==> flow/design.v <==
module day07p1_top ( 
    input logic clk_i,
    input logic rst_ni,
    input logic valid_i,
    input logic field_i,
    input logic eol_i,
    output logic [15:0] result_o,
    output logic ready_o
);
typedef enum logic [2:0] { 
    Start,
    InitialTachyon,
    ProcessTachyon,
    IdleSplitter,
    ProcessSplitter
} state_t;
state_t state_q, state_d;
logic eol_q, eol_d;
logic field_q, field_d;
logic [15:0] beam_splits_q, beam_splits_d;
logic [7:0] board_width_q, board_width_d;
logic [7:0] index_q, index_d;
logic [149:0] current_state_q, current_state_d;
logic [149:0] next_state_q, next_state_d;
always_comb begin
    state_d = state_q;
    eol_d = eol_q;
    field_d = field_q;
    beam_splits_d = beam_splits_q;
    board_width_d = board_width_q;
    index_d = index_q;
    current_state_d = current_state_q;
    next_state_d = next_state_q;
    case(state_q)
        Start: begin
            state_d = InitialTachyon;
        end
        InitialTachyon, IdleSplitter: begin
            if (valid_i == 1'b1) begin
                state_d = (state_q == InitialTachyon ? ProcessTachyon : ProcessSplitter);
                field_d = eol_i == 1'b0 ? field_i : 1'b0;
                eol_d = eol_i;
            end
        end
        ProcessTachyon: begin
            if(field_q == 1'b1) begin
                current_state_d = current_state_q + (150'b1 << board_width_q);
            end
            if(eol_q == 1'b1) begin
                state_d = IdleSplitter;
            end else begin
                state_d = InitialTachyon;
                board_width_d = board_width_q + 1;
            end
        end
        ProcessSplitter: begin
            if (eol_q == 1'b1) begin
                index_d = 8'b0;
                current_state_d = next_state_q;
                next_state_d = 150'b0;
            end else begin
                if((((current_state_q & (150'b1 << index_q) ) >> index_q ) & ({149'b0, field_q})) == 150'b1) begin
                    if(index_q == 8'b0) begin
                        next_state_d = next_state_q | 150'b10;
                    end else if(index_q == (board_width_q - 1)) begin
                        next_state_d = next_state_q | 150'b10;
                    end else begin
                        next_state_d = next_state_q | (150'b101 << (index_q - 1));
                    end
                    beam_splits_d = beam_splits_q + 1;
                end else if(((current_state_q & (150'b1 << index_q)) >> index_q) == 150'b1) begin
                    next_state_d = next_state_q | (150'b1 << index_q);
                end
                index_d = index_q + 8'b1;
            end
            state_d = IdleSplitter;
        end
        default: begin
            state_d = Start;
            field_d = 1'b0;
            eol_d = 1'b0;
            beam_splits_d = 16'b0;
            board_width_d = 8'b0;
            index_d = 8'b0;
            current_state_d = 150'b0;
            next_state_d = 150'b0;
        end
    endcase
end
always_ff @( posedge clk_i, negedge rst_ni ) begin
    if(rst_ni == 1'b0) begin
        state_q <= Start;
        field_q <= 1'b0;
        eol_q <= 1'b0;
        beam_splits_q <= 16'b0;
        board_width_q <= 8'b0;
        index_q <= 8'b0;
        current_state_q <= 150'b0;
        next_state_q <= 150'b0;
    end else begin
        state_q <= state_d;
        field_q <= field_d;
        eol_q <= eol_d;
        beam_splits_q <= beam_splits_d;
        board_width_q <= board_width_d;
        index_q <= index_d;
        current_state_q <= current_state_d;
        next_state_q <= next_state_d;
    end
end
assign result_o = beam_splits_q;
assign ready_o = (state_q == InitialTachyon || state_q == IdleSplitter);
endmodule
Tool chain data of day07p1_top
The steps from the RTL of day07p1_top to its reports follow in flow order. Lines are those of the file above, counted from 1. Cell names lack the library's common part. The mark - stands for no value.

Top module: day07p1_top. Clock port: clk_i. Standard-cell library: sky130hd. Library corner: tt_025C_1v80.

Elaborated design
Source: Yosys, flattened and elaborated, memories not mapped. Widths are those after wreduce. Registers that Yosys merges into a memory's read port (data or address) are not register bits. Print and check cells do not count. Equal cells are merged and count once.

Under add/subtract/negate cells stands 6. For eq/ne operators the number is 16. The figure for shifts and indexed selects is 4. Muxes and demuxes: 25. The entry for bitwise gates (word level) reads 8. Reduce/logical cells: 14.

Operator list (number): 150-bit 2-to-1 mux (7); 150-bit parallel mux with 3-bit select (1); 1-bit by 8-bit left shift with 150-bit output (first input constant) (2); 150-bit by 1-bit == test with 1-bit output (second input constant) (2); 150-bit bitwise OR (2); 150-bit parallel mux with 2-bit select (1); 150-bit by 1-bit bitwise AND with 150-bit output (1); 150-bit adder (1); 150-bit bitwise AND (1); 150-bit by 8-bit right shift with 150-bit output (1); 3-bit by 32-bit left shift with 150-bit output (first input constant) (1); 8-bit by 32-bit == test with 1-bit output (1); 16-bit parallel mux with 2-bit select (1); 8-bit parallel mux with 2-bit select (2); 16-bit 2-to-1 mux (2); 8-bit by 1-bit subtractor with 9-bit output (second input constant) (2); 16-bit by 1-bit adder with 16-bit output (second input constant) (1); 8-bit by 1-bit adder with 8-bit output (second input constant) (2); 8-bit 2-to-1 mux (2); 2-bit inequality test (second input constant) (6); 4-bit inequality test (second input constant) (3); 3-bit parallel mux with 4-bit select (1); 4-bit OR reduction (2); 8-bit zero test (1); 2-bit AND reduction (3); 3-bit by 2-bit == test with 1-bit output (second input constant) (2); 3-bit AND reduction (2); 3-bit OR reduction (2).

Other operator kinds: 11; their cells: 18.

Register bits after elaboration: 337. The figure for bits of input ports is 5. Under output and inout bits stands 17.

Depth
Yosys ltp: most cells in a row. Word level: on the elaborated netlist, between registers, memories and ports. Mapped: between sequential cells and ports; inverters and the memories' decode and read muxes count.

The figure for word-level depth is 8. Under ABC_AREA stands 0. The entry for depth in mapped cells reads 27. The figure for gate-level depth less buffers is 21.

Synthesis result
The flow's flattened synthesis, as Yosys stat reports it; memories are mapped. The netlist is that of the ABC_AREA named above (0 if unset); the other value can give another one. Totals and module areas in this step are rounded.

Cell types: dfrtp_1 (number 338, total area 8.46E+03 um^2); nor2_1 (number 668, total area 2.51E+03 um^2); a21oi_1 (number 472, total area 2.36E+03 um^2); ha_1 (number 164, total area 2.05E+03 um^2); o21ai_0 (number 385, total area 1.93E+03 um^2); nand2_1 (number 390, total area 1.46E+03 um^2); a221oi_1 (number 132, total area 1.16E+03 um^2); xnor2_1 (number 121, total area 1.06E+03 um^2); clkbuf_1 (number 246, total area 923.386 um^2); nand4_1 (number 138, total area 863.328 um^2); nand3_1 (number 138, total area 690.662 um^2); xor2_1 (number 62, total area 543.021 um^2); a21o_1 (number 64, total area 480.461 um^2); a22oi_1 (number 56, total area 420.403 um^2); and3_1 (number 58, total area 362.848 um^2); nor3_1 (number 71, total area 355.341 um^2); o21bai_1 (number 45, total area 337.824 um^2); buf_2 (number 63, total area 315.302 um^2).

Not listed: further types 95, cells in them 831.

The figure for standard cells after synthesis is 4442. The figure for mapped area is 0.0325 mm^2. For flip-flop cells the number is 339. Under buffers stands 351.

Path before layout
Source: OpenSTA report_checks on the synthesized netlist (no wires, ideal clock, input and output delay 20% of the period each), path of least setup slack; recovery checks are left aside. Register names are those of the netlist, which keeps one name where synthesis merged equal registers.

Kind: flip-flop to flip-flop. From: register index_q[0]. To: register beam_splits_q[15]. The entry for clock period reads 6.0 ns. Under library setup time stands 0.118 ns. The entry for time at the first pin reads 0.000 ns. For arrival time the number is 5.014 ns. The figure for required time is 5.882 ns. Setup slack: 0.867 ns. The entry for path delay reads 5.132 ns. The entry for stages on the path reads 24. The figure for synthesis period reached is 5.133 ns.

"path delay" is the arrival time less input delay plus setup time. "stages on the path": output pins that drive a net of the path, with the launching flip-flop's if there is one; two outputs of one cell count as two. "synthesis period reached" = period - worst setup slack (recovery checks aside). The figure is calculated, with input and output delays left at 20% of the set period. Between the ends stands the longest chain of elaborated cells between them, by number of cells; it is not shown to be the way that was timed. Of several equally long chains one is given. Each line given opens the expression or statement behind the cell; cells for indexed reads and writes are added by Yosys, which also makes memories of some case tables.

Path through: dfrtp_1 > buf_2 > buf_4 > inv_1 > buf_2 > buf_2 > buf_1 > buf_1 > ha_1 > clkbuf_1 > clkbuf_1 > a41oi_1 > a2111o_1 > a311o_1 > nor4_4 > nor2_1 > nor4_2 > o21ai_2 > or2_1 > buf_2 > nor3_2 > nand3_1 > xnor2_1 > and2b_1. Under length of the longest elaborated chain stands 8.

RTL lines, path post-synthesis: from (decl) (RTL line 22) `logic [7:0] index_q, index_d;`; from (assign) (RTL line 97) `index_q <= 8'b0;`; from (assign) (RTL line 106) `index_q <= index_d;`; 1-bit by 8-bit left shift with 150-bit output (RTL line 62) `if((((current_state_q & (150'b1 << index_q) ) >> index_q ) & ({149'b0, field_q})) == 150'b1) begin`; 150-bit bitwise AND (RTL line 62); 150-bit by 8-bit right shift with 150-bit output (RTL line 62); 150-bit by 1-bit bitwise AND with 150-bit output (RTL line 62); 150-bit by 1-bit == test with 1-bit output (RTL line 62); 16-bit 2-to-1 mux (RTL line 62); 16-bit 2-to-1 mux (RTL line 57) `if (eol_q == 1'b1) begin`; 16-bit parallel mux with 2-bit select (RTL line 34) `case(state_q)`; to (assign) (RTL line 95) `beam_splits_q <= 16'b0;`; to (assign) (RTL line 104) `beam_splits_q <= beam_splits_d;`; to (decl) (RTL line 20) `logic [15:0] beam_splits_q, beam_splits_d;`.

Path in the finished layout
From the final timing report of run D: the path of least setup slack in the routed layout; clock arrival at registers is part of the times.

Kind: flip-flop to flip-flop. From: register index_q[0]. To: register next_state_q[85]. The entry for clock period reads 5.88 ns. Under library setup time stands 0.15 ns. The entry for time at the first pin reads 0.62 ns. For arrival time the number is 6.25 ns. The figure for required time is 6.34 ns. Setup slack: 0.10 ns. The entry for stages on the path reads 18.

Between the ends stands the longest chain of elaborated cells between them, by number of cells; it is not shown to be the way that was timed. Of several equally long chains one is given.

Path through: dfrtp_4 > inv_2 > ha_1 > buf_4 > and2_1 > a22oi_1 > or3_1 > a32oi_1 > o41ai_1 > a41oi_1 > nand2_1 > buf_4 > a21oi_4 > nor3_4 > buf_4 > nand2_1 > buf_4 > o221ai_1. Under length of the longest elaborated chain stands 8.

RTL lines, path post-layout: from (decl) (RTL line 22) `logic [7:0] index_q, index_d;`; from (assign) (RTL line 97) `index_q <= 8'b0;`; from (assign) (RTL line 106) `index_q <= index_d;`; 8-bit by 1-bit subtractor with 9-bit output (RTL line 68) `next_state_d = next_state_q | (150'b101 << (index_q - 1));`; 3-bit by 32-bit left shift with 150-bit output (RTL line 68); 150-bit bitwise OR (RTL line 68); 150-bit 2-to-1 mux (RTL line 65) `end else if(index_q == (board_width_q - 1)) begin`; 150-bit 2-to-1 mux (RTL line 63) `if(index_q == 8'b0) begin`; 150-bit 2-to-1 mux (RTL line 62) `if((((current_state_q & (150'b1 << index_q) ) >> index_q ) & ({149'b0, field_q})) == 150'b1) begin`; 150-bit 2-to-1 mux (RTL line 57) `if (eol_q == 1'b1) begin`; 150-bit parallel mux with 2-bit select (RTL line 34) `case(state_q)`; to (assign) (RTL line 99) `next_state_q <= 150'b0;`; to (assign) (RTL line 108) `next_state_q <= next_state_d;`; to (decl) (RTL line 24) `logic [149:0] next_state_q, next_state_d;`.

Module day07p1_top, platform sky130hd: 4 stored runs of the flow (Yosys, OpenROAD) with differing settings, in no particular order. Input and output delays are each 20% of the period that was set; the output load is 0.01 pF. "period achieved" = clock period - worst setup slack. The figure is calculated, with input and output delays left at 20% of the set period. "allowed time less slack (worst setup path)" is the time allowed to the run's worst setup path (the clock period less input and output delay, where it has them) less its slack. Clock arrival times count: a late capture clock shortens it, a late launch clock lengthens it. "total power of the final layout" rests on the timing tool's default activity at the inputs, not on a simulated workload. Values from the reports are rounded here.

Run A has these settings: CAP_MARGIN 30; CELL_PAD_IN_SITES_DETAIL_PLACEMENT 2; CORE_ASPECT_RATIO 0.66; CORE_MARGIN 10; CTS_CLUSTER_DIAMETER 61; CTS_CLUSTER_SIZE 30; GPL_ROUTABILITY_DRIVEN 0; HOLD_SLACK_MARGIN 0.01; MIN_ROUTING_LAYER met2; PLACE_DENSITY_LB_ADDON 0.28; SLEW_MARGIN 10; TNS_END_PERCENT 35; period_ns 3.48; CORE_UTILIZATION 40. Outcome: no results, placement failed with DPL-0033.

Run B has these settings: CORE_UTILIZATION 40; CTS_CLUSTER_DIAMETER 52; CTS_CLUSTER_SIZE 87; MIN_ROUTING_LAYER met2; TNS_END_PERCENT 40; period_ns 6.0; CAP_MARGIN 20; CORE_MARGIN 2; SLEW_MARGIN 20. Outcome: no results, routing failed with GRT-0116.

Run C has these settings: ABC_AREA 1; CAP_MARGIN 0; CELL_PAD_IN_SITES_DETAIL_PLACEMENT 1; CORE_UTILIZATION 48; CTS_CLUSTER_DIAMETER 104; CTS_CLUSTER_SIZE 87; GPL_ROUTABILITY_DRIVEN 1; GPL_TIMING_DRIVEN 0; MIN_ROUTING_LAYER met2; TNS_END_PERCENT 40; period_ns 6.0; CORE_MARGIN 2; SLEW_MARGIN 20. Outcome: no results, routing failed with GRT-0116.

Run D has these settings: CORE_UTILIZATION 40; period_ns 5.88; CAP_MARGIN 20; CORE_MARGIN 2; SLEW_MARGIN 20. The utilization in the final report comes to 46.5 %. The total power of the final layout comes to 11600 µW. The synthesis area comes to 0.0325 mm^2. For the worst hold slack the run shows 0.500 ns. The measured standard-cell area of the final layout is 0.0374 mm^2. The period achieved comes to 5.782 ns. The total negative slack reads 0.000 ns. The allowed time less slack (worst setup path) reads 5.78 ns. Worst path kind: flip-flop to flip-flop. The worst setup slack after layout reads 0.098 ns. The measured total die area is 0.0836 mm^2.
